==> flow/design.v <==
module synchronizer(
	input clk,
	input reset_n,
	input async,
	output logic sync
);
	logic d1;
	always_ff @(posedge clk) begin 
		if(~reset_n) begin
			 d1 <= 0;
			 sync <= 0;
		end else begin
			 d1 <= async;
			 sync <= d1;
		end
	end
endmodule
module ff #(parameter BIT_RESET = 1) (
	input clk,     
	input reset_n,   
	input D,
	input en_i,
	output logic Q
);
	always_ff @(posedge clk) begin : proc_
		if(~reset_n) begin
			Q <= BIT_RESET;
		end else if(en_i) begin
			Q <= D;
		end else Q <= Q;
	end
endmodule : ff
module parity (
    input  logic        parity_type_i,      
    input  logic [7:0]  data_i,
    input  logic [1:0]  data_bit_num_i,     
    output logic        parity_bit_o
);
    logic parity_calculated;
    always_comb begin
        case (data_bit_num_i)
            2'b00: parity_calculated = ^data_i[4:0];    
            2'b01: parity_calculated = ^data_i[5:0];    
            2'b10: parity_calculated = ^data_i[6:0];    
            2'b11: parity_calculated = ^data_i[7:0];    
            default: parity_calculated = ^data_i;       
        endcase
        parity_bit_o = (parity_type_i) ? parity_calculated : ~parity_calculated;
    end
endmodule : parity
module piso (
	input clk,     
	input reset_n,   
	input shift_en_i,
	input load_en_i,
	input load_d0_i,
	input [7:0] data_i,
	output logic tx_o
);	
	logic [7:0] data;
	wire  f1, f2, f3, f4, f5, f6, f7;
	assign data[7] = load_en_i ? data_i[7] : 1;
	assign data[6] = load_en_i ? data_i[6] : f7;
	assign data[5] = load_en_i ? data_i[5] : f6;
	assign data[4] = load_en_i ? data_i[4] : f5;
	assign data[3] = load_en_i ? data_i[3] : f4;
	assign data[2] = load_en_i ? data_i[2] : f3;
	assign data[1] = load_en_i ? data_i[1] : f2;
	assign data[0] = (load_d0_i) ? 0 : (load_en_i ? data_i[0] : f1);
	ff ff_1_inst (.clk(clk), .reset_n(reset_n), .en_i(shift_en_i), .D(data[0]), .Q(tx_o));
	ff ff_2_inst (.clk(clk), .reset_n(reset_n), .en_i(shift_en_i), .D(data[1]), .Q(f1));
	ff ff_3_inst (.clk(clk), .reset_n(reset_n), .en_i(shift_en_i), .D(data[2]), .Q(f2));
	ff ff_4_inst (.clk(clk), .reset_n(reset_n), .en_i(shift_en_i), .D(data[3]), .Q(f3));
	ff ff_5_inst (.clk(clk), .reset_n(reset_n), .en_i(shift_en_i), .D(data[4]), .Q(f4));
	ff ff_6_inst (.clk(clk), .reset_n(reset_n), .en_i(shift_en_i), .D(data[5]), .Q(f5));
	ff ff_7_inst (.clk(clk), .reset_n(reset_n), .en_i(shift_en_i), .D(data[6]), .Q(f6));
	ff ff_8_inst (.clk(clk), .reset_n(reset_n), .en_i(shift_en_i), .D(data[7]), .Q(f7));
endmodule 
module transmitter_controller (
	input clk,     
	input reset_n,   
	input tx_en_i,
	input start_tx_i,
	input trans_data_fi_i,
	input trans_stop_fi_i,
	input tick_d_i,
	input parity_en_i,
	input cts_ni,
	output logic trans_en_o,
	output logic tx_finish_o
);
	typedef enum logic [2:0] {
        IDLE,  
        CTS, 
        WAIT, 
        TRANS_START,  
        TRANS_DATA, 
        TRANS_PARITY,  
        TRANS_STOP, 
        FINISH 
    } state_t; 
	state_t current_state, next_state;
	always_ff @(posedge clk) begin 
		if(~reset_n) begin
				current_state <= IDLE;
		end else begin
				 current_state<= next_state;
			end
		end
	logic start_tx_d;
	always_ff @(posedge clk) begin 
		if(~reset_n) begin
			 start_tx_d<= 0;
		end else begin
			start_tx_d<= start_tx_i;
		end
	end
	assign negedge_start = start_tx_d & ~start_tx_i; 
	logic start_en_d, start_en_d1;
	always_ff @(posedge clk) begin : proc_
		if(~reset_n) begin
			start_en_d <= 0;
			start_en_d1 <= 0;
		end else begin
			start_en_d <= negedge_start;
			start_en_d1 <= start_en_d;
		end
	end
	always_comb begin
		case (current_state)
			IDLE:  next_state = (tx_en_i) ? CTS: IDLE;
			CTS: next_state = (~cts_ni) ? WAIT : (~tx_en_i) ? IDLE: CTS;
			WAIT: next_state = (cts_ni) ? CTS :  (~tx_en_i)? IDLE : (start_en_d1) ? TRANS_START : WAIT;
			TRANS_START: next_state =  (tick_d_i) ? TRANS_DATA: TRANS_START;
			TRANS_DATA: next_state = (trans_data_fi_i & parity_en_i) ? TRANS_PARITY : (trans_data_fi_i & ~parity_en_i) ? TRANS_STOP : TRANS_DATA;
			TRANS_PARITY: next_state = (tick_d_i) ? TRANS_STOP : TRANS_PARITY;
			TRANS_STOP: next_state = (trans_stop_fi_i) ? FINISH : TRANS_STOP;
			FINISH:	next_state = (tx_en_i & ~cts_ni & start_en_d1) ? TRANS_START : (tx_en_i & ~cts_ni) ? WAIT : (tx_en_i) ? CTS :  IDLE;
			default: next_state = IDLE; 
		endcase
	end
	always_comb begin
		trans_en_o = 1'b0;
		tx_finish_o = 1'b0;
		case (current_state)
			TRANS_START: begin
				trans_en_o = 1'b1;
			end
			TRANS_DATA: begin
				trans_en_o = 1'b1;
			end
			TRANS_PARITY: begin
				trans_en_o = 1'b1;
			end
			TRANS_STOP: begin
				trans_en_o = 1'b1;
			end
			FINISH:	tx_finish_o = 1'b1;
			default: begin
					trans_en_o = 1'b0;
		            tx_finish_o = 1'b0;
		    end
		endcase
	end
endmodule 	
module uart_transmitter(
    input clk,
    input reset_n,
    input start_tx_i,
    input tx_en_i,
    input parity_type_i,
    input parity_en_i,
    input [7:0] data_i,
    input tick_i,
    input stop_bit_num_i,
    input cts_ni,
    input [1:0] data_bit_num_i,
    output logic tx_o,
    output logic trans_fi_o
);
    logic [3:0] data_size;
    logic [3:0] cnt_data_trans;
    logic [1:0] stop_bit_size;
    logic [3:0] total_data;
    logic [7:0] data;
    wire trans_en;
    wire shift_en; 
    assign shift_en = trans_en ? tick_i : 1'b0;
    assign stop_bit_size = (stop_bit_num_i) ? 2: 1;
      always_comb begin
        case (data_bit_num_i)
            2'b00: begin
                data_size = 4'd5;
                data = {3'b111, data_i[4:0]};
            end
            2'b01: begin
                data_size = 4'd6;
                data = {2'b11, data_i[5:0]};
            end
            2'b10: begin
                data_size = 4'd7;
                data = {1'b1, data_i[6:0]};
            end
            2'b11: begin
                data_size = 4'd8;
                data = data_i;
            end
        endcase
        total_data = data_size + parity_en_i + stop_bit_size + 1;
    end
    logic [7:0] sampled_data;
    logic [3:0] total_data_sampled;
    logic [3:0] data_size_sampled;
    always_ff @(posedge clk) begin
        if(~reset_n) begin
            sampled_data <= 0;
            total_data_sampled <= 0;
            data_size_sampled <= 0;
        end else begin
            sampled_data <= data;
            total_data_sampled <= total_data;
            data_size_sampled <=  data_size;
        end
    end
    logic tick_d;
    always_ff @(posedge clk) begin
        if(~reset_n) begin
            tick_d <= 0;
        end else begin
            tick_d <= tick_i;
        end
    end
    always_ff @(posedge clk) begin 
            if(~reset_n) begin
                 cnt_data_trans <= 0;
            end else if(shift_en) begin
                 cnt_data_trans <=  cnt_data_trans + 1;
            end else if(~trans_en)  begin
                cnt_data_trans <= 0;
            end
        end 
    wire parity_bit_o;
    parity parity_inst
        (
            .parity_type_i (parity_type_i),
            .data_i        (sampled_data),
            .data_bit_num_i(data_bit_num_i),
            .parity_bit_o  (parity_bit_o)
        );
    wire trans_data_fi, trans_stop_fi;
    assign trans_data_fi = (cnt_data_trans == (1+ data_size_sampled));
    assign trans_stop_fi = (cnt_data_trans == total_data_sampled);
    wire load_d0;
    assign load_d0 = (~|cnt_data_trans) | (parity_en_i & ~parity_bit_o & trans_data_fi);
    wire load_en;
    assign load_en = cnt_data_trans == 1;
    logic load_d0_sampled;
    logic load_en_sampled;
    logic trans_data_fi_sampled;
    logic trans_stop_fi_sampled;
    always_ff @(posedge clk) begin
           if(~reset_n) begin
            load_d0_sampled <= 0;
            load_en_sampled <= 0;
            trans_data_fi_sampled <= 0;
            trans_stop_fi_sampled <= 0;
        end else begin
            load_d0_sampled <= load_d0;
            load_en_sampled <= load_en;
            trans_data_fi_sampled <=  trans_data_fi;
            trans_stop_fi_sampled <=  trans_stop_fi;
        end
    end
    transmitter_controller transmitter_controller_inst
        (
            .clk             (clk),
            .reset_n         (reset_n),
            .tx_en_i         (tx_en_i),
            .start_tx_i      (start_tx_i),
            .trans_data_fi_i (trans_data_fi_sampled),
            .trans_stop_fi_i (trans_stop_fi_sampled),
            .tick_d_i        (tick_d),
            .cts_ni         (cts_ni),
            .parity_en_i     (parity_en_i),
            .trans_en_o      (trans_en),
            .tx_finish_o     (trans_fi_o)
        );
    piso piso_inst
        (
            .clk        (clk),
            .reset_n    (reset_n),
            .shift_en_i (shift_en),
            .load_en_i  (load_en_sampled),
            .load_d0_i (load_d0_sampled),
            .data_i     (sampled_data),
            .tx_o       (tx_o)
        );
endmodule 
module transmitter_fifo #(parameter DEPTH = 16)(
	input clk,
	input reset_n,
	input [7:0] fifo_tx_i,
	input fifo_tx_push_i,
	input fifo_tx_pop_i,
	input fifo_tx_reset_i,
	output logic  [7:0] fifo_tx_o,
	output  fifo_tx_empty_o,
	output  fifo_tx_full_o
	);
   localparam PTR_WIDTH = $clog2(DEPTH);
   logic [7:0] mem [0:DEPTH-1];
   logic [PTR_WIDTH-1:0] rd_ptr, wr_ptr;
   logic [PTR_WIDTH:0]   count;
    assign  fifo_tx_empty_o = (count == 0);
    assign fifo_tx_full_o  = (count == DEPTH);
    assign fifo_tx_o = mem[rd_ptr];
     always_ff @(posedge clk) begin
        if (~reset_n ) begin
            rd_ptr <= 0;
            wr_ptr <= 0;
            count  <= 0;
        end else if(fifo_tx_reset_i)  begin 
             rd_ptr <= 0;
            wr_ptr <= 0;
            count  <= 0;
        end else begin
            if (fifo_tx_push_i & !fifo_tx_full_o) begin
                mem[wr_ptr] <= fifo_tx_i;
                wr_ptr <= wr_ptr + 1;
                count <= count + 1;
            end
            if (fifo_tx_pop_i & !fifo_tx_empty_o) begin
                rd_ptr <= rd_ptr + 1;
                count <= count - 1;
            end
        end
    end
endmodule
module uart_tx_top (
    input        clk,
    input        reset_n,
    input        fifo_en_i,              
    input        tx_en_i,
    input        parity_type_i,
    input        parity_en_i,
    input        tick_i,
    input fifo_tx_reset_i,
    input        stop_bit_num_i,
    input [1:0]  data_bit_num_i,
    input [7:0]  data_i,  
    input hf_en_i,
    input cts_ni,              
    input        write_data_i,  
    input start_tx_i,        
    output         tx_o,
    output         fifo_tx_empty_o,
    output         fifo_tx_full_o,
    output         trans_fi_o
);
    logic tx_busy;
    assign fifo_tx_pop = fifo_en_i & trans_fi_o & ~fifo_tx_empty_o;
    logic [7:0] fifo_data_out;
    logic       fifo_push;
    logic write_data_d1, write_data_d2;
    always_ff @(posedge clk) begin 
        if (~reset_n) begin
            write_data_d1 <= 0;
            write_data_d2 <= 0;
        end else begin
            write_data_d1 <= write_data_i;
            write_data_d2 <= write_data_d1;
        end
    end
    synchronizer inst_synchronizer (.clk(clk), .reset_n(reset_n), .async(cts_ni), .sync(cts_sync));
    logic tx_busy_pulse;
    assign negedge_write_data_en = ~write_data_d1 & write_data_d2;
    assign fifo_push = fifo_en_i & negedge_write_data_en;
    assign cts_n = hf_en_i ? cts_sync : 0;
    transmitter_fifo fifo_tx_inst (
        .clk(clk),
        .reset_n(reset_n),
        .fifo_tx_i(data_i),
        .fifo_tx_push_i(fifo_push),
        .fifo_tx_pop_i(fifo_tx_pop),
        .fifo_tx_reset_i(fifo_tx_reset_i), 
        .fifo_tx_o(fifo_data_out),
        .fifo_tx_empty_o(fifo_tx_empty_o),
        .fifo_tx_full_o(fifo_tx_full_o)
    );
    logic [7:0] tx_data_mux;
    logic       start_tx;
    always_comb begin
        if (fifo_en_i) begin
            tx_data_mux = fifo_data_out;
            start_tx = start_tx_i |  (~fifo_tx_empty_o & tx_busy_pulse);
        end else begin
            tx_data_mux = data_i;
            start_tx    = start_tx_i; 
        end
    end
    logic tx_busy_d;
    always_ff @(posedge clk) begin 
        if(~reset_n) begin
            tx_busy_d <= 0;
        end else begin
            tx_busy_d <= tx_busy;
        end
    end
    assign negedge_tx_busy = ~tx_busy & tx_busy_d;
        always_ff @(posedge clk) begin 
        if(~reset_n) begin
            tx_busy_pulse <= 0;
        end else if (negedge_tx_busy) begin
            tx_busy_pulse <= 1;
        end else begin
            tx_busy_pulse <= 0;
        end
    end
     always_ff @(posedge clk) begin
        if (~reset_n) begin
            tx_busy <= 1'b0;
        end else if (trans_fi_o) begin
            tx_busy <= 1'b0;
        end else if (start_tx & tx_en_i) begin
            tx_busy <= 1'b1;  
        end
    end
    uart_transmitter uart_tx_inst (
        .clk(clk),
        .reset_n(reset_n),
        .cts_ni(cts_n),
        .start_tx_i(start_tx),
        .tx_en_i(tx_en_i),
        .parity_type_i(parity_type_i),
        .parity_en_i(parity_en_i),
        .data_i(tx_data_mux),
        .tick_i(tick_i),
        .stop_bit_num_i(stop_bit_num_i),
        .data_bit_num_i(data_bit_num_i),
        .tx_o(tx_o),
        .trans_fi_o(trans_fi_o)
    );
endmodule
module shift_register(
		input clk,
		input reset_n,
		input shift_en_i,
		input data_i,
		output [7:0] data_o
	);
	logic [7:0] shift_regs;
	always_ff @(posedge clk) begin
		if(~reset_n) begin
			shift_regs <= 0;
		end else if(shift_en_i) begin
			 shift_regs <= {data_i, shift_regs[7:1]} ;
		end
	end
	assign data_o = shift_regs;
endmodule
module receiver_controller(
		input clk,
		input reset_n,
		input rx_en_i,
		input start_bit_detected_i,
		input clk_1x_i,
		input clk_2x_i,
		input receive_data_fi_i,
		input receive_total_fi_i,
		input parity_en_i,
		input rts_ni,
		output logic receive_en,
		output logic data_o_valid,
		output logic receive_data_en
	);
	typedef enum logic [2:0] {
        IDLE,  
        RTS, 
        SCAN,  
        WAIT_START,  
        RECEIVE_DATA, 
        RECEIVE_PARITY, 
        RECEIVE_STOP, 
        FINISH 
    } state_t; 
	state_t current_state, next_state;
	always_ff @(posedge clk) begin 
		if(~reset_n) begin
				current_state <= IDLE;
		end else begin
				 current_state<= next_state;
			end
		end
	always_comb begin
		case (current_state)
			IDLE:  next_state = (rx_en_i) ? RTS: IDLE;
			RTS: next_state = (~rts_ni) ? SCAN : (~rx_en_i) ? IDLE: RTS; 
			SCAN: next_state = (rts_ni) ? RTS : (~rx_en_i)? IDLE : (start_bit_detected_i) ? WAIT_START : SCAN;
			WAIT_START: next_state = (clk_1x_i) ? RECEIVE_DATA: WAIT_START;
			RECEIVE_DATA: next_state = (receive_data_fi_i & parity_en_i) ? RECEIVE_PARITY : (receive_data_fi_i & ~ parity_en_i) ? RECEIVE_STOP : RECEIVE_DATA;  
			RECEIVE_PARITY : next_state = (clk_2x_i) ? RECEIVE_STOP : RECEIVE_PARITY;
			RECEIVE_STOP: next_state = (receive_total_fi_i) ? FINISH: RECEIVE_STOP;
			FINISH: next_state =  (rx_en_i & ~rts_ni & start_bit_detected_i) ? WAIT_START : (rx_en_i & ~rts_ni) ? SCAN : (rx_en_i) ? RTS : IDLE;
		endcase
	end
	always_comb begin
		receive_data_en = 1'b0;
		receive_en = 1'b0;
		data_o_valid = 1'b0;
		case (current_state)
			RECEIVE_DATA: begin
				receive_data_en = 1'b1;
				receive_en = 1'b1;
			end
			RECEIVE_PARITY: begin
				receive_en = 1'b1;
			end
			RECEIVE_STOP: begin
				receive_en = 1'b1;
			end
			FINISH:	data_o_valid = 1'b1;
			default: begin
					receive_data_en = 1'b0;
                    receive_en = 1'b0;
                    data_o_valid = 1'b0;
			end
		endcase
	end
endmodule
module uart_receiver(
		input clk,
		input reset_n,
		input rx_en_i,
		input tick_i,
	    input parity_type_i,
	    input parity_en_i,
    	input tx_i,
   		input stop_bit_num_i,
    	input [1:0] data_bit_num_i,
    	output logic [7:0] data_o,
    	input rts_ni,
    	output logic data_o_valid,
    	output logic parity_err_o,
    	output logic stop_bit_err_o
    	);
		logic [3:0] clk_div;
	wire tx_sync;
	synchronizer sync(
		.clk(clk),
		.reset_n(reset_n),
		.async(tx_i),
		.sync(tx_sync)
		);
	logic d1;
	always_ff @(posedge clk) begin 
		if(~reset_n) begin
			d1 <= 0;
		end else begin
			d1 <= tx_sync;
		end
	end
  	logic [3:0] data_size;
    logic [1:0] stop_bit_size;
    logic [3:0] total_data_size;
	logic [3:0] data_size_sampled;
	logic [3:0] total_data_size_sampled;
    logic [7:0] data;
    wire [7:0] data_receive;
    wire receive_en;
    	wire receive_data_en;
	assign clk_1x = clk_div == 4'b1111 & tick_i;
	assign clk_2x = clk_div == 4'b1110 & tick_i;
	assign data_receive_en = clk_1x  & receive_en;
	assign shift_receive_en = clk_1x & receive_data_en;
	logic [3:0] count_data;
	assign receive_data_fi = count_data == data_size_sampled;
    assign receive_total_fi_i = count_data == total_data_size_sampled;
	assign start_bit_detected = (d1 & ~tx_sync);
	assign stop_bit_size = (stop_bit_num_i) ? 2 : 1;
	assign parity_check = count_data == data_size_sampled & data_receive_en;
	logic parity_check_sampled;
	logic parity_bit_sampled;
	assign parity_bit = (parity_check_sampled) ? tx_sync : 0; 
	wire expected_parity_bit = (^data) ^ parity_type_i;
	assign parity_err = (parity_en_i && parity_check_sampled) ?
						(parity_bit_sampled != expected_parity_bit) : 1'b0;
  	assign stop_bit_1_check = (count_data == data_size_sampled + parity_en_i) && data_receive_en; 
  	assign stop_bit_2_check = (count_data == data_size_sampled + parity_en_i + 1) && data_receive_en;
	logic stop_bit_1_check_sampled;
	logic stop_bit_2_check_sampled;
  	assign stop_bit_err = (stop_bit_1_check_sampled & (tx_sync != 1'b1)) |
                      (stop_bit_num_i & stop_bit_2_check_sampled & (tx_sync != 1'b1));
always_ff @(posedge clk) begin
		if(~reset_n) begin
			data_o <= 0;
		end else if(receive_total_fi_i) begin
				data_o <= data;
			end
		end
      always_comb begin
        case (data_bit_num_i)
            2'b00: begin
                data_size = 4'd5;
                data = {3'b000, data_receive[7:3]};
            end
            2'b01: begin
                data_size = 4'd6;
                data = {2'b00, data_receive[7:2]};
            end
            2'b10: begin
                data_size = 4'd7;
                data = {1'b0, data_receive[7:1]};
            end
            2'b11: begin
                data_size = 4'd8;
                data = data_receive;
            end
        endcase
        total_data_size = data_size + parity_en_i + stop_bit_size;
    end
	always_ff @(posedge clk) begin
		if(~reset_n) begin
			 parity_err_o <= 0;
			 data_size_sampled <= 0;
			 total_data_size_sampled <= 0;
			 parity_check_sampled <= 0;
			 parity_bit_sampled <= 0;
			 stop_bit_1_check_sampled <= 0;
			 stop_bit_2_check_sampled <= 0;
			 stop_bit_err_o <= 0;
		end else begin
			 parity_err_o <= parity_err;
			 data_size_sampled <= data_size;
			 total_data_size_sampled <= total_data_size;
			 parity_check_sampled <= parity_check;
			 parity_bit_sampled <= parity_bit;
			 stop_bit_1_check_sampled <= stop_bit_1_check;
			 stop_bit_2_check_sampled <= stop_bit_2_check;
			 stop_bit_err_o <= stop_bit_err;
		end
	end
	always_ff @(posedge clk) begin
		if(~reset_n) begin
			 count_data <= 0;
		end else if(data_receive_en) begin
			 count_data <= count_data + 1;
		end else if(receive_total_fi_i) begin
				count_data <= 0;
			end
	end
	always_ff @(posedge clk) begin 
		if(~reset_n) begin
			clk_div <= 0;
		end else if(tick_i) begin
			clk_div <= clk_div + 1;
		end
	end
		shift_register shift_register_inst
		(
			.clk        (clk),
			.reset_n    (reset_n),
			.shift_en_i (shift_receive_en),
			.data_i     (tx_sync),
			.data_o     (data_receive)
		);
	receiver_controller receiver_controller_inst
		(
			.clk                  (clk),
			.reset_n              (reset_n),
			.rx_en_i              (rx_en_i),
			.rts_ni              (rts_ni),
			.start_bit_detected_i (start_bit_detected),
			.clk_1x_i             (clk_1x),
			.clk_2x_i             (clk_2x),
			.receive_data_fi_i    (receive_data_fi),
			.receive_total_fi_i   (receive_total_fi_i),
			.parity_en_i          (parity_en_i),
			.receive_data_en      (receive_data_en),
			.data_o_valid         (data_o_valid),
			.receive_en (receive_en)
		);
endmodule
module receiver_fifo #(
    parameter DEPTH = 16
)(
    input            clk,
    input             reset_n,
    input   [7:0] fifo_rx_i,
    input               fifo_rx_push_i,
    input               fifo_rx_pop_i,
    input               fifo_rx_reset_i,
    input   [1:0]       fifo_rx_trig_level_i,
    output logic [7:0] fifo_rx_o,
    output              fifo_rx_empty_o,
    output              fifo_rx_full_o,
    output fifo_rx_triggered_o
    );
    localparam PTR_WIDTH = $clog2(DEPTH);
    logic [7:0] mem [0:DEPTH-1];
    logic [PTR_WIDTH-1:0] rd_ptr, wr_ptr;
    logic [PTR_WIDTH:0]   count;
    logic [PTR_WIDTH:0] trig_level;
    always_comb begin
        case (fifo_rx_trig_level_i)
            2'd0: trig_level = 1;
            2'd1: trig_level = 4;
            2'd2: trig_level = 8;
            default: trig_level = 14;
        endcase
    end
    assign fifo_rx_triggered_o = (count >= trig_level);
    assign fifo_rx_empty_o = (count == 0);
    assign fifo_rx_full_o  = (count == DEPTH);
    assign fifo_rx_o = mem[rd_ptr];
    always_ff @(posedge clk) begin
        if (~reset_n) begin
            rd_ptr <= 0;
            wr_ptr <= 0;
            count  <= 0;
        end else if(fifo_rx_reset_i) begin
            rd_ptr <= 0;
            wr_ptr <= 0;
            count  <= 0;
        end else begin
            if (fifo_rx_push_i & !fifo_rx_full_o) begin
                mem[wr_ptr] <= fifo_rx_i;
                wr_ptr <= wr_ptr + 1;
                count <= count + 1;
            end
            if (fifo_rx_pop_i & !fifo_rx_empty_o) begin
                rd_ptr <= rd_ptr + 1;
                count <= count - 1;
            end
        end
    end
endmodule
module uart_rx_top (
    input        clk,
    input        reset_n,
    input        rx_en_i,
    input        tick_i,
    input        parity_type_i,
    input        parity_en_i,
    input        tx_i,
    input fifo_rx_reset_i,
    input        stop_bit_num_i,
    input [1:0]  data_bit_num_i,
    input        fifo_en_i,    
    input  force_rts_i,                
    input        fifo_rx_pop_i,
    input [1:0]  fifo_rx_trig_level_i,
    input        hf_en_i,
    input rdr_empty_i,
    output logic [7:0]  data_o,
    output logic        data_o_valid,
    output logic        parity_err_o,
    output logic        stop_bit_err_o,
    output logic        fifo_rx_empty_o,
    output fifo_rx_overrun,
    output logic rts_no
);
    logic [7:0] receiver_data;
    logic       receiver_data_valid;
    wire fifo_rx_full_o;
    wire trigger_fifo_lt_14;
    assign trigger_fifo_lt_14 = ~(fifo_rx_trig_level_i[0] & fifo_rx_trig_level_i[1]);
    uart_receiver uart_rx_inst (
        .clk(clk),
        .reset_n(reset_n),
        .rx_en_i(rx_en_i),
        .tick_i(tick_i),
        .parity_type_i(parity_type_i),
        .parity_en_i(parity_en_i),
        .tx_i(tx_i),
        .rts_ni        (rts_no),
        .stop_bit_num_i(stop_bit_num_i),
        .data_bit_num_i(data_bit_num_i),
        .data_o(receiver_data),
        .data_o_valid(receiver_data_valid),
        .parity_err_o(parity_err_o),
        .stop_bit_err_o(stop_bit_err_o)
    );
    wire fifo_rx_triggered;
    logic [7:0] fifo_out;
    logic       fifo_push;
    always_ff @(posedge clk) begin
        if(~reset_n) begin
            rts_no <= 0;
        end else if(hf_en_i) begin
           if(force_rts_i) begin
            rts_no <= 0;
            end else if( (~fifo_en_i & ~rdr_empty_i) | (fifo_en_i &(trigger_fifo_lt_14 & fifo_rx_triggered) | (~trigger_fifo_lt_14 & fifo_rx_triggered))) begin 
                rts_no <= 1;
            end else if(  (~fifo_en_i & rdr_empty_i) | (fifo_en_i & (trigger_fifo_lt_14 & rts_no & fifo_rx_empty_o) | (~trigger_fifo_lt_14 & ~fifo_rx_triggered))) begin
                rts_no <= 0;
            end
         end
    end
    assign fifo_push = fifo_en_i && receiver_data_valid;
    receiver_fifo fifo_rx_inst (
        .clk(clk),
        .reset_n(reset_n),
        .fifo_rx_i(receiver_data),
        .fifo_rx_push_i(fifo_push),
        .fifo_rx_pop_i(fifo_rx_pop_i),
        .fifo_rx_reset_i(fifo_rx_reset_i),  
        .fifo_rx_o(fifo_out),
        .fifo_rx_empty_o(fifo_rx_empty_o),
        .fifo_rx_trig_level_i(fifo_rx_trig_level_i),
        .fifo_rx_full_o(fifo_rx_full_o),
        .fifo_rx_triggered_o (fifo_rx_triggered)
           );
    logic fifo_rx_pop_d;
    always_ff @(posedge clk) begin 
        if(~reset_n) begin
            fifo_rx_pop_d <= 0;
        end else begin
            fifo_rx_pop_d <= fifo_rx_pop_i;
        end
    end
    wire negedge_rx_pop= ~fifo_rx_pop_i & fifo_rx_pop_d;
    assign fifo_rx_overrun = fifo_en_i & fifo_rx_full_o & receiver_data_valid;
    logic [7:0] msg;
    logic data_valid;
    always_comb begin
        if (fifo_en_i) begin
            msg       = fifo_out;
            data_valid = (fifo_rx_empty_o & receiver_data_valid) | (~fifo_rx_empty_o & negedge_rx_pop );
        end else begin
            msg       = receiver_data;
            data_valid = receiver_data_valid;
        end
    end
    logic data_valid_d;
    always_ff @(posedge clk) begin : proc_
        if(~reset_n) begin
            data_o_valid <= 0;
            data_valid_d <= 0;      
        end else  begin
            data_valid_d <= data_valid;
             data_o_valid <= data_valid_d;
        end
    end
    always_ff @(posedge clk) begin
        if(~reset_n) begin
            data_o <= 0;
        end else if(data_valid_d) begin
            data_o <= msg;
        end
    end
endmodule
module baud_generator #(
    parameter SYSTEM_FREQUENCY = 50_000_000,
    parameter SAMPLING_RATE = 16
) (
    input clk,
    input reset_n,
    input [2:0] baud_sl_i,
    output logic tick_tx,
    output logic tick_rx
);
    logic [31:0] BIT_PERIOD_TX, BIT_PERIOD_RX;
    logic [31:0] counter_tx, counter_rx;
    logic [2:0] baud_sl_prev;
    logic baud_changed;
    logic [31:0] BIT_PERIOD_TX_SEL, BIT_PERIOD_RX_SEL;
    always_comb begin
        case (baud_sl_i)
            3'd0: begin BIT_PERIOD_TX_SEL = SYSTEM_FREQUENCY / 4800;   BIT_PERIOD_RX_SEL = SYSTEM_FREQUENCY / (16 *4800);   end
            3'd1: begin BIT_PERIOD_TX_SEL = SYSTEM_FREQUENCY / 9600;   BIT_PERIOD_RX_SEL = SYSTEM_FREQUENCY / (16 *9600);   end
            3'd2: begin BIT_PERIOD_TX_SEL = SYSTEM_FREQUENCY / 14400;  BIT_PERIOD_RX_SEL = SYSTEM_FREQUENCY / (16 *14400);  end
            3'd3: begin BIT_PERIOD_TX_SEL = SYSTEM_FREQUENCY / 19200;  BIT_PERIOD_RX_SEL = SYSTEM_FREQUENCY / (16 *19200);  end
            3'd4: begin BIT_PERIOD_TX_SEL = SYSTEM_FREQUENCY / 38400;  BIT_PERIOD_RX_SEL = SYSTEM_FREQUENCY / (16 *38400);  end
            3'd5: begin BIT_PERIOD_TX_SEL = SYSTEM_FREQUENCY / 57600;  BIT_PERIOD_RX_SEL = SYSTEM_FREQUENCY / (16 *57600);  end
            3'd6: begin BIT_PERIOD_TX_SEL = SYSTEM_FREQUENCY / 115200; BIT_PERIOD_RX_SEL = SYSTEM_FREQUENCY / (16 *115200); end
            default: begin BIT_PERIOD_TX_SEL = SYSTEM_FREQUENCY / 230400; BIT_PERIOD_RX_SEL = SYSTEM_FREQUENCY / (16 *230400); end
        endcase
    end
    always_ff @(posedge clk) begin
        if (!reset_n) begin
            baud_sl_prev <= 0;
            baud_changed <= 0;
        end else begin
            baud_changed <= (baud_sl_i != baud_sl_prev);
            baud_sl_prev <= baud_sl_i;
        end
    end
    always_ff @(posedge clk) begin : proc_
        if(~reset_n) begin
            BIT_PERIOD_TX <= SYSTEM_FREQUENCY / 115200;
            BIT_PERIOD_RX <= SYSTEM_FREQUENCY / (16 *115200);
        end else if(baud_changed) begin
            BIT_PERIOD_TX <= BIT_PERIOD_TX_SEL;
            BIT_PERIOD_RX <= BIT_PERIOD_RX_SEL;
        end
    end
    always_ff @(posedge clk) begin
        if (~reset_n ) begin
            counter_tx <= 0;
            tick_tx <= 0;
        end else if(baud_changed) begin
         counter_tx <= 0;
            tick_tx <= 0;
        end else begin
            if (counter_tx == BIT_PERIOD_TX - 1) begin
                counter_tx <= 0;
                tick_tx <= 1;
            end else begin
                counter_tx <= counter_tx + 1;
                tick_tx <= 0;
            end
        end
    end
    always_ff @(posedge clk) begin
        if (!reset_n || baud_changed) begin
            counter_rx <= 0;
            tick_rx <= 0;
        end else begin
            if (counter_rx == BIT_PERIOD_RX - 1) begin
                counter_rx <= 0;
                tick_rx <= 1;
            end else begin
                counter_rx <= counter_rx + 1;
                tick_rx <= 0;
            end
        end
    end
endmodule
module apb_controller(
	input clk,
	input reset_n,
	input psel_i,
	input penable_i,
	input addr_err_i,
	output logic pready_o,
	output logic act_en_o,
	output logic pslverr_o
);
assign pslverr_o = addr_err_i & pready_o;
	typedef enum logic [1:0] {
    IDLE   = 2'b00,
    SETUP  = 2'b01,
    WAIT_ = 2'b10,
    ACCESS = 2'b11
  } state_e;
  state_e current_state, next_state;
  always_ff @(posedge clk) begin
    if (~reset_n) begin
      current_state <= IDLE;
    end else begin
      current_state <= next_state;
    end
  end
   always_comb begin
    next_state = IDLE;
    case (current_state)
      IDLE: begin
        if (psel_i & !penable_i) begin
          next_state = SETUP;
        end
      end
      SETUP: begin
      	if(~psel_i) next_state = IDLE;
      	else if(penable_i) next_state = WAIT_;
      	else next_state = SETUP;
      end
      WAIT_: begin
      	next_state = ACCESS;
      end
      ACCESS: begin
      	next_state = IDLE;
      end
      default: next_state = IDLE;
    endcase
  end
 always_comb begin
 	pready_o = 1'b0;
 	act_en_o = 1'b0;
    case (current_state)
      IDLE: begin
      end
      SETUP: begin
      end
      WAIT_: begin
      	act_en_o = 1'b1;
      end
      ACCESS: begin
      	pready_o = 1'b1;
      end
    endcase
  end
endmodule 
module register_file (
	input        clk,            
	input        reset_n,
	input [11:0] addr_i,
	input        wr_rd_i,
	input        en_i,
	input [31:0] pwdata_i,
	input [3:0]  byte_strobe_i,
	output logic [31:0] prdata_o,
	output logic [31:0] tdr_o,
	input [31:0] rdr_i,
	output logic [31:0] lcr_o,
	output logic [31:0] ocr_o,
	input [31:0] lsr_i,
	output logic [31:0] fcr_o,
	output logic [31:0] ier_o,
	input [31:0] iir_i,
  output logic [31:0] hcr_o,
	output logic        addr_err_o
);
    localparam logic [11:0] ADDR_TDR = 12'h000;
    localparam logic [11:0] ADDR_RDR = 12'h004;
    localparam logic [11:0] ADDR_LCR = 12'h008;
    localparam logic [11:0] ADDR_OCR = 12'h00C;
    localparam logic [11:0] ADDR_LSR = 12'h010;
    localparam logic [11:0] ADDR_FCR = 12'h014;
    localparam logic [11:0] ADDR_IER = 12'h018;
    localparam logic [11:0] ADDR_IIR = 12'h01C;
    localparam logic [11:0] ADDR_HCR = 12'h020;
  wire start_tx_pulse;
  assign start_tx_pulse = ocr_o[1];
  always_ff @(posedge clk) begin
    if (~reset_n) begin
      tdr_o       <= 32'b0;
      lcr_o       <= 32'b0;
      ocr_o       <= 32'b0;
      fcr_o       <= 32'b0;
      ier_o       <= 32'b0;
      hcr_o <=    32'b0;
      prdata_o    <= 32'b0;
      addr_err_o  <= 1'b0;
    end else begin
      addr_err_o <= 1'b0;
      if (start_tx_pulse) begin
        ocr_o[1] <= 1'b0; 
      end
      if (en_i & wr_rd_i) begin   
        unique case (addr_i)
          ADDR_TDR: begin
            if (byte_strobe_i[0]) tdr_o[7:0]    <= pwdata_i[7:0];
            if (byte_strobe_i[1]) tdr_o[15:8]   <= pwdata_i[15:8];
            if (byte_strobe_i[2]) tdr_o[23:16]  <= pwdata_i[23:16];
            if (byte_strobe_i[3]) tdr_o[31:24]  <= pwdata_i[31:24];
          end
        ADDR_LCR: begin
          if (byte_strobe_i[0]) lcr_o[7:0]    <= pwdata_i[7:0];
          if (byte_strobe_i[1]) lcr_o[15:8]   <= pwdata_i[15:8];
          if (byte_strobe_i[2]) lcr_o[23:16]  <= pwdata_i[23:16];
          if (byte_strobe_i[3]) lcr_o[31:24]  <= pwdata_i[31:24];
        end
        ADDR_OCR: begin
          if (byte_strobe_i[0]) ocr_o[7:0]    <= pwdata_i[7:0];
          if (byte_strobe_i[1]) ocr_o[15:8]   <= pwdata_i[15:8];
          if (byte_strobe_i[2]) ocr_o[23:16]  <= pwdata_i[23:16];
          if (byte_strobe_i[3]) ocr_o[31:24]  <= pwdata_i[31:24];
        end
        ADDR_FCR: begin
          if (byte_strobe_i[0]) fcr_o[7:0]    <= pwdata_i[7:0];
          if (byte_strobe_i[1]) fcr_o[15:8]   <= pwdata_i[15:8];
          if (byte_strobe_i[2]) fcr_o[23:16]  <= pwdata_i[23:16];
          if (byte_strobe_i[3]) fcr_o[31:24]  <= pwdata_i[31:24];
        end
        ADDR_IER: begin
          if (byte_strobe_i[0]) ier_o[7:0]    <= pwdata_i[7:0];
          if (byte_strobe_i[1]) ier_o[15:8]   <= pwdata_i[15:8];
          if (byte_strobe_i[2]) ier_o[23:16]  <= pwdata_i[23:16];
          if (byte_strobe_i[3]) ier_o[31:24]  <= pwdata_i[31:24];
        end
      ADDR_HCR: begin
        if (byte_strobe_i[0]) hcr_o[7:0]    <= pwdata_i[7:0];
        if (byte_strobe_i[1]) hcr_o[15:8]   <= pwdata_i[15:8];
        if (byte_strobe_i[2]) hcr_o[23:16]  <= pwdata_i[23:16];
        if (byte_strobe_i[3]) hcr_o[31:24]  <= pwdata_i[31:24];
      end
      default: addr_err_o <= 1'b1;
    endcase
    end else if (en_i & !wr_rd_i) begin   
        unique case (addr_i)
          ADDR_TDR: prdata_o <= tdr_o;
          ADDR_RDR: prdata_o <= rdr_i;
          ADDR_LCR: prdata_o <= lcr_o;
          ADDR_OCR: prdata_o <= ocr_o;
          ADDR_LSR: prdata_o <= lsr_i;
          ADDR_FCR: prdata_o <= fcr_o;
          ADDR_IER: prdata_o <= ier_o;
          ADDR_IIR: prdata_o <= iir_i;
          ADDR_HCR: prdata_o <= hcr_o;
          default: begin
            prdata_o   <= 32'b0;
            addr_err_o <= 1'b1;
          end
        endcase
      end
    end
  end
endmodule
module apb_slave (
	input clk,    
	input preset_n,  
	input psel,
	input penable,
	input pwrite,
	input[11:0] paddr,
	input[3:0] pstrb,
	input[31:0] pwdata,
	output pready,
	output pslverr,
	output[31:0] prdata,
	output [31:0] tdr,
	input  [31:0] rdr,
	output logic [31:0] lcr,
	output logic [31:0] ocr,
	input [31:0] lsr,
	output logic [31:0] fcr,
	output logic [31:0] ier,
	input [31:0] iir,
	output logic [31:0] hcr
);
	logic addr_err;
	logic register_access_en;
	apb_controller apb_controller_inst
		(
			.clk        (clk),
			.reset_n    (preset_n),
			.psel_i     (psel),
			.penable_i  (penable),
			.addr_err_i (addr_err),
			.pready_o   (pready),
			.act_en_o   (register_access_en),
			.pslverr_o  (pslverr)
		);
	register_file register_file_inst
		(
			.clk           (clk),
			.reset_n       (preset_n),
			.addr_i        (paddr),
			.wr_rd_i       (pwrite),
			.en_i          (register_access_en),
			.pwdata_i      (pwdata),
			.byte_strobe_i (pstrb),
			.prdata_o      (prdata),
			.tdr_o         (tdr),
			.rdr_i         (rdr),
			.lcr_o         (lcr),
			.ocr_o         (ocr),
			.lsr_i         (lsr),
			.fcr_o         (fcr),
			.ier_o         (ier),
			.iir_i         (iir),
	.hcr_o        (hcr),
			.addr_err_o    (addr_err)
		);
endmodule 
module apb_uart #(
    parameter SYSTEM_FREQUENCY = 50_000_000,
    parameter SAMPLING_RATE = 16
)(
    input pclk,  
    input preset_n,  
    input psel,
    input penable,
    input pwrite,
    input[11:0] paddr,
    input[3:0] pstrb,
    input[31:0] pwdata,
    output pready,
    output pslverr,
    output[31:0] prdata,
    output irq,
    output logic baud_o,
    output logic tick_rx, 
    input cts_n,
    input rx,
    output tx,
    output rts_n
);
    localparam logic [11:0] ADDR_TDR = 12'h000;
    localparam logic [11:0] ADDR_RDR = 12'h004;
    localparam logic [11:0] ADDR_LCR = 12'h008;
    localparam logic [11:0] ADDR_OCR = 12'h00C;
    localparam logic [11:0] ADDR_LSR = 12'h010;
    localparam logic [11:0] ADDR_FCR = 12'h014;
    localparam logic [11:0] ADDR_IER = 12'h018;
    localparam logic [11:0] ADDR_IIR = 12'h01C;
    localparam logic [11:0] ADDR_HCR = 12'h020;
    logic [31:0] tdr;
    logic [31:0] rdr;
    logic [31:0] lcr;
    logic [31:0] ocr;
    logic [31:0] lsr;
    logic [31:0] fcr;
    logic [31:0] ier;
    logic [31:0] iir;
    logic [31:0] hcr;
    logic [31:0] pwdata_d;
    logic psel_d;
    logic penable_d;
    logic pwrite_d;
    logic [11:0] paddr_d;
    logic [3:0] pstrb_d;
    always_ff @(posedge pclk or negedge preset_n) begin
        if(~preset_n) begin
             pwdata_d<= 0;
             psel_d <= 0;
             penable_d <= 0;
             pwrite_d <= 0;
             paddr_d <= 0;
             pstrb_d <= 0;
        end else begin
            pwdata_d <= pwdata;
            psel_d <= psel;
            penable_d <= penable;
            pwrite_d <= pwrite;
            paddr_d <= paddr;
            pstrb_d <= pstrb;
        end
    end
    apb_slave apb_slave_inst
        (
            .clk      (pclk),
            .preset_n (preset_n),
            .psel     (psel_d),
            .penable  (penable_d),
            .pwrite   (pwrite_d),
            .paddr    (paddr_d),
            .pstrb    (pstrb_d),
            .pwdata   (pwdata_d),
            .pready   (pready),
            .pslverr  (pslverr),
            .prdata   (prdata),
            .tdr      (tdr),
            .rdr      (rdr),
            .lcr      (lcr),
            .ocr      (ocr),
            .lsr      (lsr),
            .fcr      (fcr),
            .ier      (ier),
            .iir      (iir),
            .hcr     (hcr)
        );
    assign cpu_read_rdr = pready & !pwrite & paddr == ADDR_RDR;
    assign cpu_write_tdr = pready & pwrite & paddr == ADDR_TDR;
    assign cpu_read_lsr = pready & !pwrite & paddr == ADDR_LSR;
    assign cpu_read_iir = pready & !pwrite & paddr == ADDR_IIR;
    logic tdr_empty;
    wire data_o_valid;
    wire fifo_rx_empty;
    wire fifo_rx_overrun;
    wire parity_err;
    wire stop_bit_err;
    logic rdr_empty;
    wire [7:0] data_received;
    wire fifo_tx_empty;
    wire fifo_tx_full;
    wire lsr0_set;
    assign lsr1_set = (~fcr[0] & ~rdr_empty) | (fcr[0] & ~fifo_rx_empty);
    assign lsr2_set = parity_err;
    assign lsr3_set = stop_bit_err;
    assign lsr4_set = (~fcr[0] & tdr_empty) | (fcr[0] & fifo_tx_empty);
    assign lsr5_set = (fcr[0] & parity_err & stop_bit_err);
    assign lsr6_set = (~fcr[0] & ~rdr_empty & data_o_valid) | fifo_rx_overrun;
    logic [31:0] prdata_prev;
    always_ff @(posedge pclk or negedge preset_n) begin 
        if(~preset_n) begin
            prdata_prev <= 0;
        end else begin
            prdata_prev <= prdata;
        end
    end
    assign lsr0_reset = cpu_read_lsr & ~prdata_prev[0] & prdata[0];
    assign lsr1_reset = (~fcr[0] & rdr_empty) | (fcr[0] & fifo_rx_empty);
    assign lsr2_reset = cpu_read_lsr & ~prdata_prev[2] & prdata[2];
    assign lsr3_reset = cpu_read_lsr & ~prdata_prev[3] & prdata[3];
    assign lsr4_reset = (~fcr[0] & ~tdr_empty) | (fcr[0] & ~fifo_tx_empty);
    assign lsr5_reset = cpu_read_lsr & ~prdata_prev[5] & prdata[5];
    assign lsr6_reset = cpu_read_lsr & ~prdata_prev[6] & prdata[6];
    logic cpu_write_tdr_d;
    always_ff @(posedge pclk or negedge preset_n) begin
        if (~preset_n) cpu_write_tdr_d <= 0;
        else cpu_write_tdr_d <= cpu_write_tdr;
    end  
    always_ff @(posedge pclk or negedge preset_n) begin 
        if(~preset_n) begin
             tdr_empty<= 1;
        end else if(cpu_write_tdr_d) begin
             tdr_empty <= 0;
        end else if((~fcr[0] &~tdr_empty & ocr[1] ) | (fcr[0] & ocr[1] & fifo_tx_empty)) begin
            tdr_empty <= 1;
        end
    end
    assign fifo_rx_pop_ready = cpu_read_rdr & ~fifo_rx_empty;
    logic fifo_rx_pop;
    always_ff @(posedge pclk or negedge preset_n) begin
        if(~preset_n) begin
            fifo_rx_pop <= 0;
        end else begin
            fifo_rx_pop <= fifo_rx_pop_ready;
        end
    end
    assign tick_tx = baud_o;
    baud_generator #(
        .SYSTEM_FREQUENCY(SYSTEM_FREQUENCY),
        .SAMPLING_RATE(SAMPLING_RATE)
    ) baud_gen_inst (
        .clk(pclk),
        .reset_n(preset_n),
        .baud_sl_i(lcr[7:5]),
        .tick_tx(baud_o),
        .tick_rx(tick_rx)
    );
    uart_tx_top uart_tx_top_inst
        (
            .clk             (pclk),
            .reset_n         (preset_n),
            .fifo_en_i       (fcr[0]),
            .tx_en_i         (ocr[0]),
            .parity_type_i   (lcr[4]),
            .parity_en_i     (lcr[3]),
            .tick_i          (tick_tx),
            .stop_bit_num_i  (lcr[2]),
            .cts_ni           (cts_n),
            .hf_en_i         (hcr[0]),
            .data_bit_num_i  (lcr[1:0]),
            .fifo_tx_reset_i(fcr[2]),
            .data_i          (tdr[7:0]),
            .write_data_i    (cpu_write_tdr_d), 
            .start_tx_i  (ocr[1]), 
            .tx_o            (tx),
            .fifo_tx_empty_o (fifo_tx_empty),
            .fifo_tx_full_o  (fifo_tx_full),
            .trans_fi_o       (lsr0_set)
        );
    uart_rx_top uart_rx_top_inst
        (
            .clk                  (pclk),
            .reset_n              (preset_n),
            .rx_en_i              (ocr[2]),
            .tick_i               (tick_rx),
            .parity_type_i        (lcr[4]),
            .parity_en_i          (lcr[3]),
            .tx_i                 (rx),
            .stop_bit_num_i       (lcr[2]),
            .data_bit_num_i       (lcr[1:0]),
            .fifo_en_i              (fcr[0]),
            .fifo_rx_reset_i     (fcr[1]),
            .fifo_rx_trig_level_i(fcr[4:3]),
            .hf_en_i             (hcr[0]),
            .force_rts_i          (hcr[1]),
            .fifo_rx_pop_i        (fifo_rx_pop),
            .data_o               (data_received),
            .data_o_valid         (data_o_valid),
            .parity_err_o         (parity_err),
            .stop_bit_err_o       (stop_bit_err),
            .fifo_rx_empty_o      (fifo_rx_empty),
            .fifo_rx_overrun     (fifo_rx_overrun),
            .rts_no              (rts_n),
            .rdr_empty_i      (rdr_empty)
        );
    always_ff @(posedge pclk or negedge preset_n) begin 
        if(~preset_n) begin
            lsr[31:0] <= 0;
        end else begin
            if(lsr0_set) begin
                lsr[0] <= 1;
            end 
            if(lsr0_reset) begin
                lsr[0] <= 0;
            end
            if(lsr1_set) begin
                lsr[1] <= 1;
            end 
            if(lsr1_reset) begin
                lsr[1] <= 0;
            end
            if(lsr2_set) begin
                lsr[2] <= 1;
            end 
            if(lsr2_reset) begin
                lsr[2] <= 0;
            end
            if(lsr3_set) begin
                lsr[3] <= 1;
            end 
            if(lsr3_reset) begin
                lsr[3] <= 0;
            end
            if(lsr4_set) begin
                lsr[4] <= 1;
            end 
            if(lsr4_reset) begin
                lsr[4] <= 0;
            end
            if(lsr5_set) begin
                lsr[5] <= 1;
            end 
            if(lsr5_reset) begin
                lsr[5] <= 0;
            end
            if(lsr6_set) begin
                lsr[6] <= 1;
            end 
            if(lsr6_reset) begin
                lsr[6] <= 0;
            end
        end
    end
    always_ff @(posedge pclk or negedge preset_n) begin 
        if(~preset_n) begin
            rdr <= 0;
            rdr_empty <= 1;
        end else if(data_o_valid) begin
            rdr <= {24'b0, data_received};
            rdr_empty <= 1'b0;
        end else if(cpu_read_rdr) begin
            rdr_empty <= 1'b1;
        end
    end
    wire lsr_stt = (lsr[2] | lsr[3]  | lsr[5] | lsr[6]);
       always_ff @(posedge pclk or negedge preset_n) begin 
        if(~preset_n) begin
            iir <= 32'h00000001; 
        end else begin
            if(cpu_read_iir) begin
                iir[2:0] <=  3'b001; 
            end else begin
                if(ier[2] & lsr_stt) begin
                    iir[2:0] <=  3'b110; 
                end else if(ier[0] & ~rdr_empty) begin
                    iir[2:0] <=  3'b100; 
                end else if(ier[1] & tdr_empty & ocr[1]) begin
                    iir[2:0] <=  3'b010; 
                end 
            end
        end
    end
    assign irq = ~iir[0];
endmodule
# --- Reports on apb_uart ---
# Tool output for the design above before and after an edit, in the order of the flow.
# Lines under "before" count in the file above, lines under "after" in the edited file.
# "change": "after" minus "before" as printed here. "rel_change_pct": 100 x difference / "before".
# Operators: Yosys type, input widths -> output width; for muxes data width and select width s.
# Cell names lack the library's common part.
inputs:
  design: "apb_uart"
  clock: "pclk"
  library: "sky130hd"
  lib_corner: "tt_025C_1v80"

# --- The edit ---
# Unified diff, file above to edited file.
# The edited RTL no longer does the same as the RTL above: the edit was made by script, with no optimisation intended.
# begin of diff
@@ -61,5 +61,7 @@
 	wire  f1, f2, f3, f4, f5, f6, f7;
 	assign data[7] = load_en_i ? data_i[7] : 1;
-	assign data[6] = load_en_i ? data_i[6] : f7;
+	reg data_p1;
+	always @(posedge clk) data_p1 <= load_en_i ? data_i[6] : f7;
+	assign data[6] = data_p1;
 	assign data[5] = load_en_i ? data_i[5] : f6;
 	assign data[4] = load_en_i ? data_i[4] : f5;
# end of diff

# --- After elaboration ---
# Source: Yosys, flattened and elaborated, memories not mapped. Widths are those after wreduce. Print and check cells do not count.
# Yosys's memory passes give these memory sizes; they may raise the number of words (mostly to a power of two), join words into wider ones and drop unused or constant bits.
word_totals:
  columns: ["element", "before", "after", "change", "rel_change_pct"]
  rows:
  - ["register_bits", 565, 566, 1, 0.18]
  - ["mem_bits_rw", 256, 256, 0, 0.00]
  - ["clocked_rd_ports_x_width", 16, 16, 0, 0.00]
  - ["n_memories", 2, 2, 0, 0.00]
  - ["input_bits", 55, 55, 0, 0.00]
  - ["output_inout_bits", 39, 39, 0, 0.00]
  - ["word_cells", 528, 529, 1, 0.19]
mem_list:
  columns: ["element", "before", "after"]
  rows:
  - ["mem_shapes", "uart_rx_top_inst.fifo_rx_inst.mem 16 x 8 bit 1R1W; uart_tx_top_inst.fifo_tx_inst.mem 16 x 8 bit 1R1W", "uart_rx_top_inst.fifo_rx_inst.mem 16 x 8 bit 1R1W; uart_tx_top_inst.fifo_tx_inst.mem 16 x 8 bit 1R1W"]
classes:
  columns: ["element", "before", "after", "change", "rel_change_pct"]
  rows:
  - ["n_addsub", 24, 24, 0, 0.00]
  - ["compare", 1, 1, 0, 0.00]
  - ["equal", 55, 55, 0, 0.00]
  - ["mux", 124, 124, 0, 0.00]
  - ["n_logic", 126, 126, 0, 0.00]
  - ["reduce_logical", 85, 85, 0, 0.00]
# Operator kinds equal on both sides are left out: 72.

# --- Depth ---
# Depth = most cells in a row (Yosys ltp): at word level without a register or memory, in the mapped netlist without a sequential cell, where the memories' decode and read muxes count.
depth:
  columns: ["element", "before", "after", "change", "rel_change_pct"]
  rows:
  - ["depth_word", 10, 10, 0, 0.00]
  - ["ABC_AREA", "0", "0", null, null]
  - ["depth_mapped", 12, 12, 0, 0.00]
  - ["depth_no_buf", 12, 12, 0, 0.00]

# --- Netlist ---
# The flow's flattened synthesis, as Yosys stat reports it; memories are mapped. The netlist is that of the ABC_AREA named above (0 if unset); the other value can give another one.
types:
  columns: ["cell_type", "before", "after", "change", "rel_change_pct"]
  rows:
  - ["nand2_1", 436, 188, -248, -56.88]
  - ["nor2_1", 260, 388, 128, 49.23]
  - ["mux2i_1", 79, 199, 120, 151.90]
  - ["a21oi_1", 232, 153, -79, -34.05]
  - ["a31oi_1", 42, 16, -26, -61.90]
  - ["nor3_2", 27, 6, -21, -77.78]
  - ["a22o_1", 0, 19, 19, null]
  - ["xor2_1", 73, 90, 17, 23.29]
  - ["o21ai_0", 84, 100, 16, 19.05]
  - ["nor3_1", 46, 34, -12, -26.09]
  - ["xnor2_1", 82, 72, -10, -12.20]
  - ["a221oi_1", 34, 24, -10, -29.41]
  - ["clkbuf_1", 131, 122, -9, -6.87]
  - ["nand2b_1", 26, 17, -9, -34.62]
  - ["nand3_1", 73, 65, -8, -10.96]
  - ["and2_1", 46, 39, -7, -15.22]
  - ["buf_1", 7, 14, 7, 100.00]
  - ["a21o_1", 15, 9, -6, -40.00]
# Cell types equal on both sides are left out: 14.
# The list need not be complete.
synth_totals:
  columns: ["element", "before", "after", "change", "rel_change_pct"]
  rows:
  - ["mapped_cells", 3020, 2870, -150, -4.97]
  - ["yosys_area_um2", 33271.9, 33123.0, -148.9, -0.45]
  - ["seq_area_um2", 19172.1, 19192.2, 20.1, 0.10]
  - ["ffs", 810, 811, 1, 0.12]
  - ["buf_cells", 159, 149, -10, -6.29]
# The figures by module come from a second, unflattened synthesis with its own total; it is not the netlist above.
unflattened:
  columns: ["element", "before", "after", "change", "rel_change_pct"]
  rows:
  - ["hier_cells", 3180, 3184, 4, 0.13]
  - ["hier_area_um2", 35167.5, 35205.0, 37.5, 0.11]
# Rows give one instance, submodules left out.
by_module_before:
  columns: ["module", "n_inst", "n_cells", "mod_area_um2", "mod_seq_area_um2"]
  rows:
  - ["register_file", 1, 1213, 10251.1, 4504.3]
  - ["receiver_fifo", 1, 339, 5893.2, 4184.0]
  - ["transmitter_fifo", 1, 324, 5816.8, 4184.0]
  - ["baud_generator", 1, 606, 5257.5, 2102.0]
  - ["apb_uart", 1, 136, 2371.0, 1955.6]
  - ["uart_receiver", 1, 193, 1779.2, 620.6]
  - ["uart_transmitter", 1, 116, 1172.4, 500.5]
  - ["uart_rx_top", 1, 56, 559.3, 240.2]
  - ["transmitter_controller", 1, 41, 415.4, 220.2]
  - ["receiver_controller", 1, 33, 326.6, 160.2]
  - ["shift_register", 1, 25, 301.5, 160.2]
  - ["uart_tx_top", 1, 28, 289.0, 100.1]
  - ["ff", 8, 3, 33.8, 20.0]
  - ["apb_controller", 1, 14, 142.6, 80.1]
# before: Further modules, not shown: 4.
by_module_after:
  columns: ["module", "n_inst", "n_cells", "mod_area_um2", "mod_seq_area_um2"]
  rows:
  - ["register_file", 1, 1213, 10251.1, 4504.3]
  - ["receiver_fifo", 1, 339, 5893.2, 4184.0]
  - ["transmitter_fifo", 1, 327, 5834.3, 4184.0]
  - ["baud_generator", 1, 606, 5257.5, 2102.0]
  - ["apb_uart", 1, 136, 2371.0, 1955.6]
  - ["uart_receiver", 1, 193, 1779.2, 620.6]
  - ["uart_transmitter", 1, 116, 1172.4, 500.5]
  - ["uart_rx_top", 1, 56, 559.3, 240.2]
  - ["transmitter_controller", 1, 41, 415.4, 220.2]
  - ["receiver_controller", 1, 33, 326.6, 160.2]
  - ["shift_register", 1, 25, 301.5, 160.2]
  - ["uart_tx_top", 1, 28, 289.0, 100.1]
  - ["ff", 8, 3, 33.8, 20.0]
  - ["apb_controller", 1, 14, 142.6, 80.1]
# after: Further modules, not shown: 4.

# --- Path before layout ---
# OpenSTA on the mapped netlist: ideal clock, no wires. The path of least setup slack (recovery checks aside). Input and output delay are each 20% of the period. Register names are those of the netlist, which keeps one name where synthesis merged equal registers.
synth_path:
  columns: ["element", "before", "after", "change", "rel_change_pct"]
  rows:
  - ["kind", "input port to flip-flop", "input port to flip-flop", null, null]
  - ["from", "input preset_n", "input preset_n", null, null]
  - ["to", "memory uart_rx_top_inst.fifo_rx_inst.mem[0][0]", "memory uart_rx_top_inst.fifo_rx_inst.mem[0][0]", null, null]
  - ["clock_period_ns", 20.0, 20.0, 0.0, 0.00]
  - ["in_delay_ns", 4.000, 4.000, 0.000, 0.00]
  - ["setup_ns", 0.395, 0.395, 0.000, null]
  - ["t_first_pin_ns", 4.000, 4.000, 0.000, 0.00]
  - ["arrival_ns", 5.458, 5.403, -0.055, -1.01]
  - ["required_ns", 19.605, 19.605, 0.000, 0.00]
  - ["setup_slack_ns", 14.147, 14.202, 0.055, null]
  - ["path_delay_ns", 1.853, 1.798, -0.055, -2.97]
  - ["driving_pins", 4, 4, 0, 0.00]
  - ["path_buffers", 2, 2, 0, 0.00]
  - ["period_less_setup_slack_ns", 5.853, 5.798, -0.055, -0.94]
# "path_delay_ns" is the arrival time less input delay plus setup time.
# "driving_pins": output pins that drive a net of the path, with the launching flip-flop's if there is one; two outputs of one cell count as two.
# "period_less_setup_slack_ns" = period - worst setup slack (recovery checks aside). The figure is calculated, with input and output delays left at 20% of the set period.
# The rows between start and end are the longest chain of elaborated cells between them; the timing report does not say that the signal goes this way. Where chains are equally long, one stands for them.
# A line is the first line of the expression or statement that the cell stems from. Yosys adds cells for indexed reads and writes and turns some case tables into memories.
# before: The path ends at the enable pin of a flip-flop; only ways to that pin are counted.
synth_between_before:
  cell_sequence: "clkbuf_1 nand2b_1 clkbuf_1 nor4_1"
  elab_chain_len: 1
  cells_between: 2
  lines_between: 1
  classes_between: "mux (2)"
synth_lines_before:
  columns: ["element", "line_no", "text"]
  rows:
  - ["start: declaration", 1161, "input preset_n,"]
  - ["$mux 4", 716, "if (~reset_n) begin"]
  - ["end: declaration", 699, "logic [7:0] mem [0:DEPTH-1];"]
# after: The path ends at the enable pin of a flip-flop; only ways to that pin are counted.
synth_between_after:
  cell_sequence: "clkbuf_1 nand2b_1 clkbuf_1 nor4_1"
  elab_chain_len: 1
  cells_between: 2
  lines_between: 1
  classes_between: "mux (2)"
synth_lines_after:
  columns: ["element", "line_no", "text"]
  rows:
  - ["start: declaration", 1163, "input preset_n,"]
  - ["$mux 4", 718, "if (~reset_n) begin"]
  - ["end: declaration", 701, "logic [7:0] mem [0:DEPTH-1];"]

# --- Path in the finished layout ---
# Path of least setup slack in the final report of each run of pair A (OpenROAD, finished layout, wires in). Where an end is a register, its clock arrival counts in the times.
layout_path:
  columns: ["element", "before", "after", "change", "rel_change_pct"]
  rows:
  - ["kind", "flip-flop to output port", "input port to flip-flop", null, null]
  - ["from", "register baud_gen_inst.tick_tx", "input preset_n", null, null]
  - ["to", "output baud_o", "memory uart_tx_top_inst.fifo_tx_inst.mem[1][6]", null, null]
  - ["clock_period_ns", 20.0, 20.0, 0.0, 0.00]
  - ["in_delay_ns", null, 4.00, null, null]
  - ["out_delay_ns", 4.00, null, null, null]
  - ["setup_ns", null, 0.33, null, null]
  - ["t_first_pin_ns", 0.62, 4.00, 3.38, 545.16]
  - ["arrival_ns", 2.08, 6.25, 4.17, 200.48]
  - ["required_ns", 16.00, 20.28, 4.28, 26.75]
  - ["setup_slack_ns", 13.92, 14.03, 0.11, null]
  - ["driving_pins", 2, 6, 4, 200.00]
  - ["path_buffers", 1, 1, 0, 0.00]
# The rows between start and end are the longest chain of elaborated cells between them; the timing report does not say that the signal goes this way. Where chains are equally long, one stands for them.
# At most two assigning lines are given for a register; there are more.
layout_between_before:
  cell_sequence: "dfxtp_1 clkdlybuf4s50_1"
  elab_chain_len: 0
  cells_between: 0
  lines_between: 0
layout_lines_before:
  columns: ["element", "line_no", "text"]
  rows:
  - ["start: declaration", 859, "output logic tick_tx,"]
  - ["start: assignment", 900, "tick_tx <= 0;"]
  - ["start: assignment", 903, "tick_tx <= 0;"]
  - ["end: declaration", 1172, "output logic baud_o,"]
# after: The path ends at the enable pin of a flip-flop; only ways to that pin are counted.
layout_between_after:
  cell_sequence: "buf_6 inv_8 nor2_1 nand2_1 nor3_1 and2_1"
  elab_chain_len: 1
  cells_between: 2
  lines_between: 1
  classes_between: "mux (2)"
layout_lines_after:
  columns: ["element", "line_no", "text"]
  rows:
  - ["start: declaration", 1163, "input preset_n,"]
  - ["$mux 4", 320, "if (~reset_n ) begin"]
  - ["end: declaration", 313, "logic [7:0] mem [0:DEPTH-1];"]

# --- Flow runs ---
# Runs of the flow (Yosys, OpenROAD) on both versions; the two runs of a pair have the same settings. The constraints put input and output delay at 20% of the set period each and load the outputs with 0.01 pF.
flow_settings_pair_A:
  CORE_UTILIZATION: 40
  period_ns: 20.0
  CAP_MARGIN: 20
  CORE_MARGIN: 2
  SLEW_MARGIN: 20
results_pair_A:
  columns: ["element", "before", "after", "change", "rel_change_pct"]
  rows:
  - ["synth_area_um2", 33271.9, 33123.0, -148.9, -0.45]
  - ["die_um2", 85503.6, 85123.9, -379.7, -0.44]
  - ["final_cell_area_um2", 37923.9, 37866.3, -57.6, -0.15]
  - ["finish.utilization_pct", 46.1, 46.2, 0.1, null]
  - ["worstSetupSlack_ns", 13.924, 14.028, 0.104, null]
  - ["tns_ns", 0.000, 0.000, 0.000, null]
  - ["final_hold_ws_ns", 0.379, 0.425, 0.046, null]
  - ["power_mw", 3.346, 3.383, 0.037, 1.11]
flow_settings_pair_B:
  CELL_PAD_IN_SITES_DETAIL_PLACEMENT: 1
  CORE_MARGIN: 7
  CORE_UTILIZATION: 45
  CTS_CLUSTER_DIAMETER: 336
  CTS_CLUSTER_SIZE: 38
  GPL_ROUTABILITY_DRIVEN: 0
  GPL_TIMING_DRIVEN: 0
  PLACE_DENSITY_LB_ADDON: 0.05
  SLEW_MARGIN: 20
  period_ns: 3.97
  CAP_MARGIN: 20
results_pair_B:
  columns: ["element", "before", "after", "change", "rel_change_pct"]
  rows:
  - ["synth_area_um2", 33271.9, 33123.0, -148.9, -0.45]
  - ["die_um2", 81747.4, 81398.9, -348.5, -0.43]
  - ["final_cell_area_um2", 36232.2, 36143.4, -88.8, -0.25]
  - ["finish.utilization_pct", 49.6, 49.5, -0.1, null]
  - ["worstSetupSlack_ns", 0.267, 0.172, -0.095, null]
  - ["tns_ns", 0.000, 0.000, 0.000, null]
  - ["power_mw", 12.844, 12.864, 0.020, 0.16]
# By "power_mw" is meant OpenSTA's value without simulated activity: inputs other than the clock are taken to toggle once in ten clock periods, and the tool carries that through the logic.
